==> flow/design.v <==
module sensor_if(input sens_active,reset,clk,output passed);
reg [255-1:0] shift_reg;
reg compleated,uninterupted;
  always @(posedge clk) begin
  if(~reset && sens_active && ~uninterupted)begin
      shift_reg <= {shift_reg[255-2:0], sens_active};
      if(shift_reg[255-1])begin
        uninterupted = 1;
        shift_reg <= 0;
      end
    end  
    if(~reset && uninterupted && ~sens_active)begin
      shift_reg <= {shift_reg[255-2:0], ~sens_active};
    end if(uninterupted && shift_reg[255-1] && ~sens_active) begin
      compleated = 1;
    end
    if(reset) begin
      shift_reg <= 0;
      compleated = 0;
      uninterupted = 0;
    end
  end
  assign passed = compleated;
endmodule
## Tool chain data of sensor_if

Module sensor_if before and after one edit of its RTL, step after step.
Lines under "unedited" count in the file above, lines under "edited" in the edited file.
"change": "edited" minus "unedited" as printed here. "relative change": 100 x difference / "unedited".
Cell names lack the library's common part.
A cell with n/a has no value.

| inputs | value |
|---|---|
| top | sensor_if |
| clock port | clk |
| library | sky130hd |
| corner | tt_025C_1v80 |

## Edit of the RTL

Unified diff, file above to edited file.
A script made this edit. It changes what the design does and was not meant as an optimisation.

```diff
@@ -12,5 +12,5 @@
     if(~reset && uninterupted && ~sens_active)begin
       shift_reg <= {shift_reg[255-2:0], ~sens_active};
-    end if(uninterupted && shift_reg[255-1] && ~sens_active) begin
+    end if(uninterupted && shift_reg[255-1] || ~sens_active) begin
       compleated = 1;
     end
```

## After elaboration

Yosys after proc, flatten, opt, wreduce and memory -nomap, before mapping. Memory bits, and registers merged into a memory's read port (data or address), are not among the register bits. Print and check cells are not counted. Equal cells are merged and count once.

Operators by class:

| item | unedited | edited | change | relative change (%) |
|---|---|---|---|---|
| reduce/logical cells | 7 | 7 | 0 | 0.00 |
| mux-type cells | 5 | 5 | 0 | 0.00 |
| bitwise operators | 3 | 3 | 0 | 0.00 |

Operators by type and width:

| kind | unedited | edited | change | relative change (%) |
|---|---|---|---|---|
| 1-bit logical AND | 6 | 5 | -1 | -16.67 |
| 1-bit logical OR | 0 | 1 | +1 | n/a |
| 255-bit 2-to-1 mux | 3 | 3 | 0 | 0.00 |
| 1-bit NOT | 3 | 3 | 0 | 0.00 |
| 1-bit 2-to-1 mux | 2 | 2 | 0 | 0.00 |
| 2-bit nonzero test | 1 | 1 | 0 | 0.00 |

Bit counts:

| item | unedited | edited | change | relative change (%) |
|---|---|---|---|---|
| output and inout port bits | 1 | 1 | 0 | 0.00 |
| flip-flop bits (word level) | 257 | 257 | 0 | 0.00 |
| word-level cells | 18 | 18 | 0 | 0.00 |
| input port bits | 3 | 3 | 0 | 0.00 |

## Depth

Longest topological path by Yosys (ltp), each cell counted once; first at word level (registers and memories cut), then after technology mapping (sequential cells cut; the memories' decode and read muxes count).

Logic depth:

| item | unedited | edited | change | relative change (%) |
|---|---|---|---|---|
| word-level depth | 7 | 7 | 0 | 0.00 |
| ABC_AREA | 0 | 0 | n/a | n/a |
| depth in mapped cells | 6 | 6 | 0 | 0.00 |
| gate-level depth less buffers | 3 | 3 | 0 | 0.00 |

## Synthesis result

Yosys stat after the flow's synthesis: flattened, memories mapped to cells. It holds for the ABC_AREA given above (unset counts as 0); a run with the other value may have another netlist.

Synthesis totals:

| item | unedited | edited | change | relative change (%) |
|---|---|---|---|---|
| cell count | 1143 | 1143 | 0 | 0.00 |
| flip-flops | 257 | 257 | 0 | 0.00 |
| buffers | 113 | 113 | 0 | 0.00 |
| area of sequential cells (um2) | 5144.9 | 5144.9 | 0.0 | 0.00 |
| mapped area (um2) | 9295.2 | 9703.1 | +407.9 | +4.39 |

Cells by type:

| cell | unedited | edited | change | relative change (%) |
|---|---|---|---|---|
| o21ai_2 | 0 | 69 | +69 | n/a |
| o21ai_0 | 154 | 116 | -38 | -24.68 |
| o21ai_1 | 100 | 69 | -31 | -31.00 |
| a21oi_1 | 256 | 229 | -27 | -10.55 |
| a21oi_2 | 0 | 26 | +26 | n/a |
| clkbuf_1 | 45 | 37 | -8 | -17.78 |
| buf_6 | 12 | 6 | -6 | -50.00 |
| buf_4 | 2 | 8 | +6 | +300.00 |
| buf_8 | 0 | 5 | +5 | n/a |
| buf_2 | 41 | 45 | +4 | +9.76 |
| clkbuf_2 | 13 | 9 | -4 | -30.77 |
| buf_1 | 0 | 2 | +2 | n/a |
| and2b_1 | 1 | 0 | -1 | -100.00 |
| buf_12 | 0 | 1 | +1 | n/a |
| nor2b_1 | 0 | 1 | +1 | n/a |
| nor3b_1 | 0 | 1 | +1 | n/a |
| dfxtp_1 | 257 | 257 | 0 | 0.00 |
| nand2_1 | 255 | 255 | 0 | 0.00 |

Not every row of either side is listed.

## Path before layout

OpenSTA on the mapped netlist: ideal clock, no wires. The path of least setup slack (recovery checks aside). Input and output delay are each 20% of the period. Register names are those of the netlist, which keeps one name where synthesis merged equal registers.

Timing path after synthesis:

| item | unedited | edited | change | relative change (%) |
|---|---|---|---|---|
| kind | input-to-reg | input-to-reg | n/a | n/a |
| from | input port reset | input port reset | n/a | n/a |
| to | register shift_reg[202] | register shift_reg[101] | n/a | n/a |
| driving pins on the path | 4 | 4 | 0 | 0.00 |
| launch time at the first pin (ns) | 1.000 | 1.000 | 0.000 | 0.00 |
| data required time (ns) | 4.868 | 4.854 | -0.014 | -0.29 |
| path delay (ns) | 0.893 | 1.005 | +0.112 | +12.54 |
| setup time (ns) | 0.132 | 0.146 | +0.014 | n/a |
| path buffers | 3 | 3 | 0 | 0.00 |
| clock period (ns) | 5.0 | 5.0 | 0.0 | 0.00 |
| setup slack (ns) | 3.107 | 2.996 | -0.111 | n/a |
| external input delay (ns) | 1.000 | 1.000 | 0.000 | 0.00 |
| data arrival time (ns) | 1.761 | 1.859 | +0.098 | +5.57 |
| period reached after synthesis (ns) | 1.893 | 2.004 | +0.111 | +5.86 |

"path delay" = arrival - input delay + setup time.
"driving pins on the path": output pins that drive a net of the path, with the launching flip-flop's if there is one; two outputs of one cell count as two.
"period reached after synthesis" is the clock period less the worst setup slack; recovery checks do not enter. This is arithmetic on one report: input and output delays are still those of the set period (20% each).
The rows between start and end are the longest chain of elaborated cells between them; the timing report does not say that the signal goes this way. Where chains are equally long, one stands for them.
Each line given opens the expression or statement behind the cell; cells for indexed reads and writes are added by Yosys, which also makes memories of some case tables.
A register here has more assigning lines than the two given.

| between the ends, after synthesis, unedited | value |
|---|---|
| cells stage by stage | clkbuf_1 clkbuf_1 clkbuf_1 a21oi_1 |
| length of the longest elaborated chain | 7 |
| elaborated cells on any way between the ends | 9 |
| those cells by class | mux (3); logic (1); reduce/logical (5) |

RTL lines, path after synthesis, unedited:

| item | line | source |
|---|---|---|
| start, declared | 1 | `module sensor_if(input sens_active,reset,clk,output passed);` |
| 1-bit NOT | 5 | `if(~reset && sens_active && ~uninterupted)begin` |
| 1-bit logical AND x2 | 5 |  |
| 1-bit 2-to-1 mux | 5 |  |
| 1-bit logical AND x2 | 12 | `if(~reset && uninterupted && ~sens_active)begin` |
| 255-bit 2-to-1 mux | 12 |  |
| end, assigned | 6 | `shift_reg <= {shift_reg[255-2:0], sens_active};` |
| end, assigned | 13 | `shift_reg <= {shift_reg[255-2:0], ~sens_active};` |
| end, declared | 2 | `reg [255-1:0] shift_reg;` |

| between the ends, after synthesis, edited | value |
|---|---|
| cells stage by stage | buf_2 clkbuf_1 clkbuf_1 a21oi_1 |
| length of the longest elaborated chain | 7 |
| elaborated cells on any way between the ends | 9 |
| those cells by class | mux (3); logic (1); reduce/logical (5) |

RTL lines, path after synthesis, edited:

| item | line | source |
|---|---|---|
| start, declared | 1 | `module sensor_if(input sens_active,reset,clk,output passed);` |
| 1-bit NOT | 5 | `if(~reset && sens_active && ~uninterupted)begin` |
| 1-bit logical AND x2 | 5 |  |
| 1-bit 2-to-1 mux | 5 |  |
| 1-bit logical AND x2 | 12 | `if(~reset && uninterupted && ~sens_active)begin` |
| 255-bit 2-to-1 mux | 12 |  |
| end, assigned | 6 | `shift_reg <= {shift_reg[255-2:0], sens_active};` |
| end, assigned | 13 | `shift_reg <= {shift_reg[255-2:0], ~sens_active};` |
| end, declared | 2 | `reg [255-1:0] shift_reg;` |

## Worst path after layout

Path of least setup slack in the final report of each run of pair A (OpenROAD, finished layout, wires in). Where an end is a register, its clock arrival counts in the times.

Timing path after layout:

| item | unedited | edited | change | relative change (%) |
|---|---|---|---|---|
| kind | reg-to-output | reg-to-output | n/a | n/a |
| from | register compleated | register compleated | n/a | n/a |
| to | output port passed | output port passed | n/a | n/a |
| path buffers | 1 | 1 | 0 | 0.00 |
| setup slack (ns) | 0.67 | 0.69 | +0.02 | n/a |
| clock period (ns) | 2.57 | 2.57 | 0.00 | 0.00 |
| driving pins on the path | 2 | 2 | 0 | 0.00 |
| data required time (ns) | 2.06 | 2.06 | 0.00 | 0.00 |
| launch time at the first pin (ns) | 0.52 | 0.51 | -0.01 | -1.92 |
| data arrival time (ns) | 1.39 | 1.37 | -0.02 | -1.44 |
| external output delay (ns) | 0.51 | 0.51 | 0.00 | 0.00 |

| between the ends, after layout, unedited | value |
|---|---|
| cells stage by stage | dfxtp_1 clkdlybuf4s50_1 |
| length of the longest elaborated chain | 0 |
| elaborated cells on any way between the ends | 0 |
| source lines of those cells | 0 |

RTL lines, path after layout, unedited:

| item | line | source |
|---|---|---|
| start, declared | 3 | `reg compleated,uninterupted;` |
| start, assigned | 15 | `compleated = 1;` |
| start, assigned | 19 | `compleated = 0;` |
| end, declared | 1 | `module sensor_if(input sens_active,reset,clk,output passed);` |

| between the ends, after layout, edited | value |
|---|---|
| cells stage by stage | dfxtp_1 clkdlybuf4s50_1 |
| length of the longest elaborated chain | 0 |
| elaborated cells on any way between the ends | 0 |
| source lines of those cells | 0 |

RTL lines, path after layout, edited:

| item | line | source |
|---|---|---|
| start, declared | 3 | `reg compleated,uninterupted;` |
| start, assigned | 15 | `compleated = 1;` |
| start, assigned | 19 | `compleated = 0;` |
| end, declared | 1 | `module sensor_if(input sens_active,reset,clk,output passed);` |

## Layout results

Runs of the flow (Yosys, OpenROAD) on both versions; the two runs of a pair have the same settings. The constraints put input and output delay at 20% of the set period each and load the outputs with 0.01 pF.

| flow settings, pair A | value |
|---|---|
| CORE_UTILIZATION | 40 |
| period_ns | 2.57 |
| CAP_MARGIN | 20 |
| CORE_MARGIN | 2 |
| SLEW_MARGIN | 20 |

Results, pair A:

| item | unedited | edited | change | relative change (%) |
|---|---|---|---|---|
| setup slack of the worst path (ns) | 0.669 | 0.688 | +0.019 | n/a |
| period achieved (ns) | 1.901 | 1.882 | -0.019 | -1.00 |
| smallest hold slack (ns) | 0.449 | 0.424 | -0.025 | n/a |
| standard-cell area of the final layout (um2) | 10279.9 | 10884.2 | +604.3 | +5.88 |
| total negative slack on setup checks (ns) | 0.000 | 0.000 | 0.000 | n/a |
| die outline area (um2) | 24473.5 | 25520.1 | +1046.6 | +4.28 |
| utilization after layout | 0.453 | 0.461 | +0.008 | n/a |
| synthesized cell area (um2) | 9295.2 | 9703.1 | +407.9 | +4.39 |
| total power of the final layout (mW) | 7.883 | 8.310 | +0.427 | +5.42 |

| flow settings, pair B | value |
|---|---|
| CELL_PAD_IN_SITES_DETAIL_PLACEMENT | 1 |
| CORE_ASPECT_RATIO | 1.55 |
| CORE_UTILIZATION | 25 |
| CTS_CLUSTER_SIZE | 93 |
| MIN_ROUTING_LAYER | met2 |
| PLACE_DENSITY_LB_ADDON | 0.13 |
| SETUP_SLACK_MARGIN | 0.39 |
| period_ns | 2.65 |
| CAP_MARGIN | 20 |
| CORE_MARGIN | 2 |
| SLEW_MARGIN | 20 |

Results, pair B:

| item | unedited | edited | change | relative change (%) |
|---|---|---|---|---|
| setup slack of the worst path (ns) | 0.715 | 0.709 | -0.006 | n/a |
| period achieved (ns) | 1.935 | 1.941 | +0.006 | +0.31 |
| smallest hold slack (ns) | 0.450 | 0.445 | -0.005 | n/a |
| standard-cell area of the final layout (um2) | 10605.2 | 11160.7 | +555.5 | +5.24 |
| total negative slack on setup checks (ns) | 0.000 | 0.000 | 0.000 | n/a |
| die outline area (um2) | 38776.3 | 40441.6 | +1665.3 | +4.29 |
| utilization after layout | 0.29 | 0.292 | +0.002 | n/a |
| synthesized cell area (um2) | 9295.2 | 9703.1 | +407.9 | +4.39 |
| total power of the final layout (mW) | 7.865 | 8.135 | +0.270 | +3.43 |

"period achieved" means the clock period less the worst setup slack. The figure is calculated, with input and output delays left at 20% of the set period.
"total power of the final layout": no workload was simulated; the value follows from the tool's default switching activity.
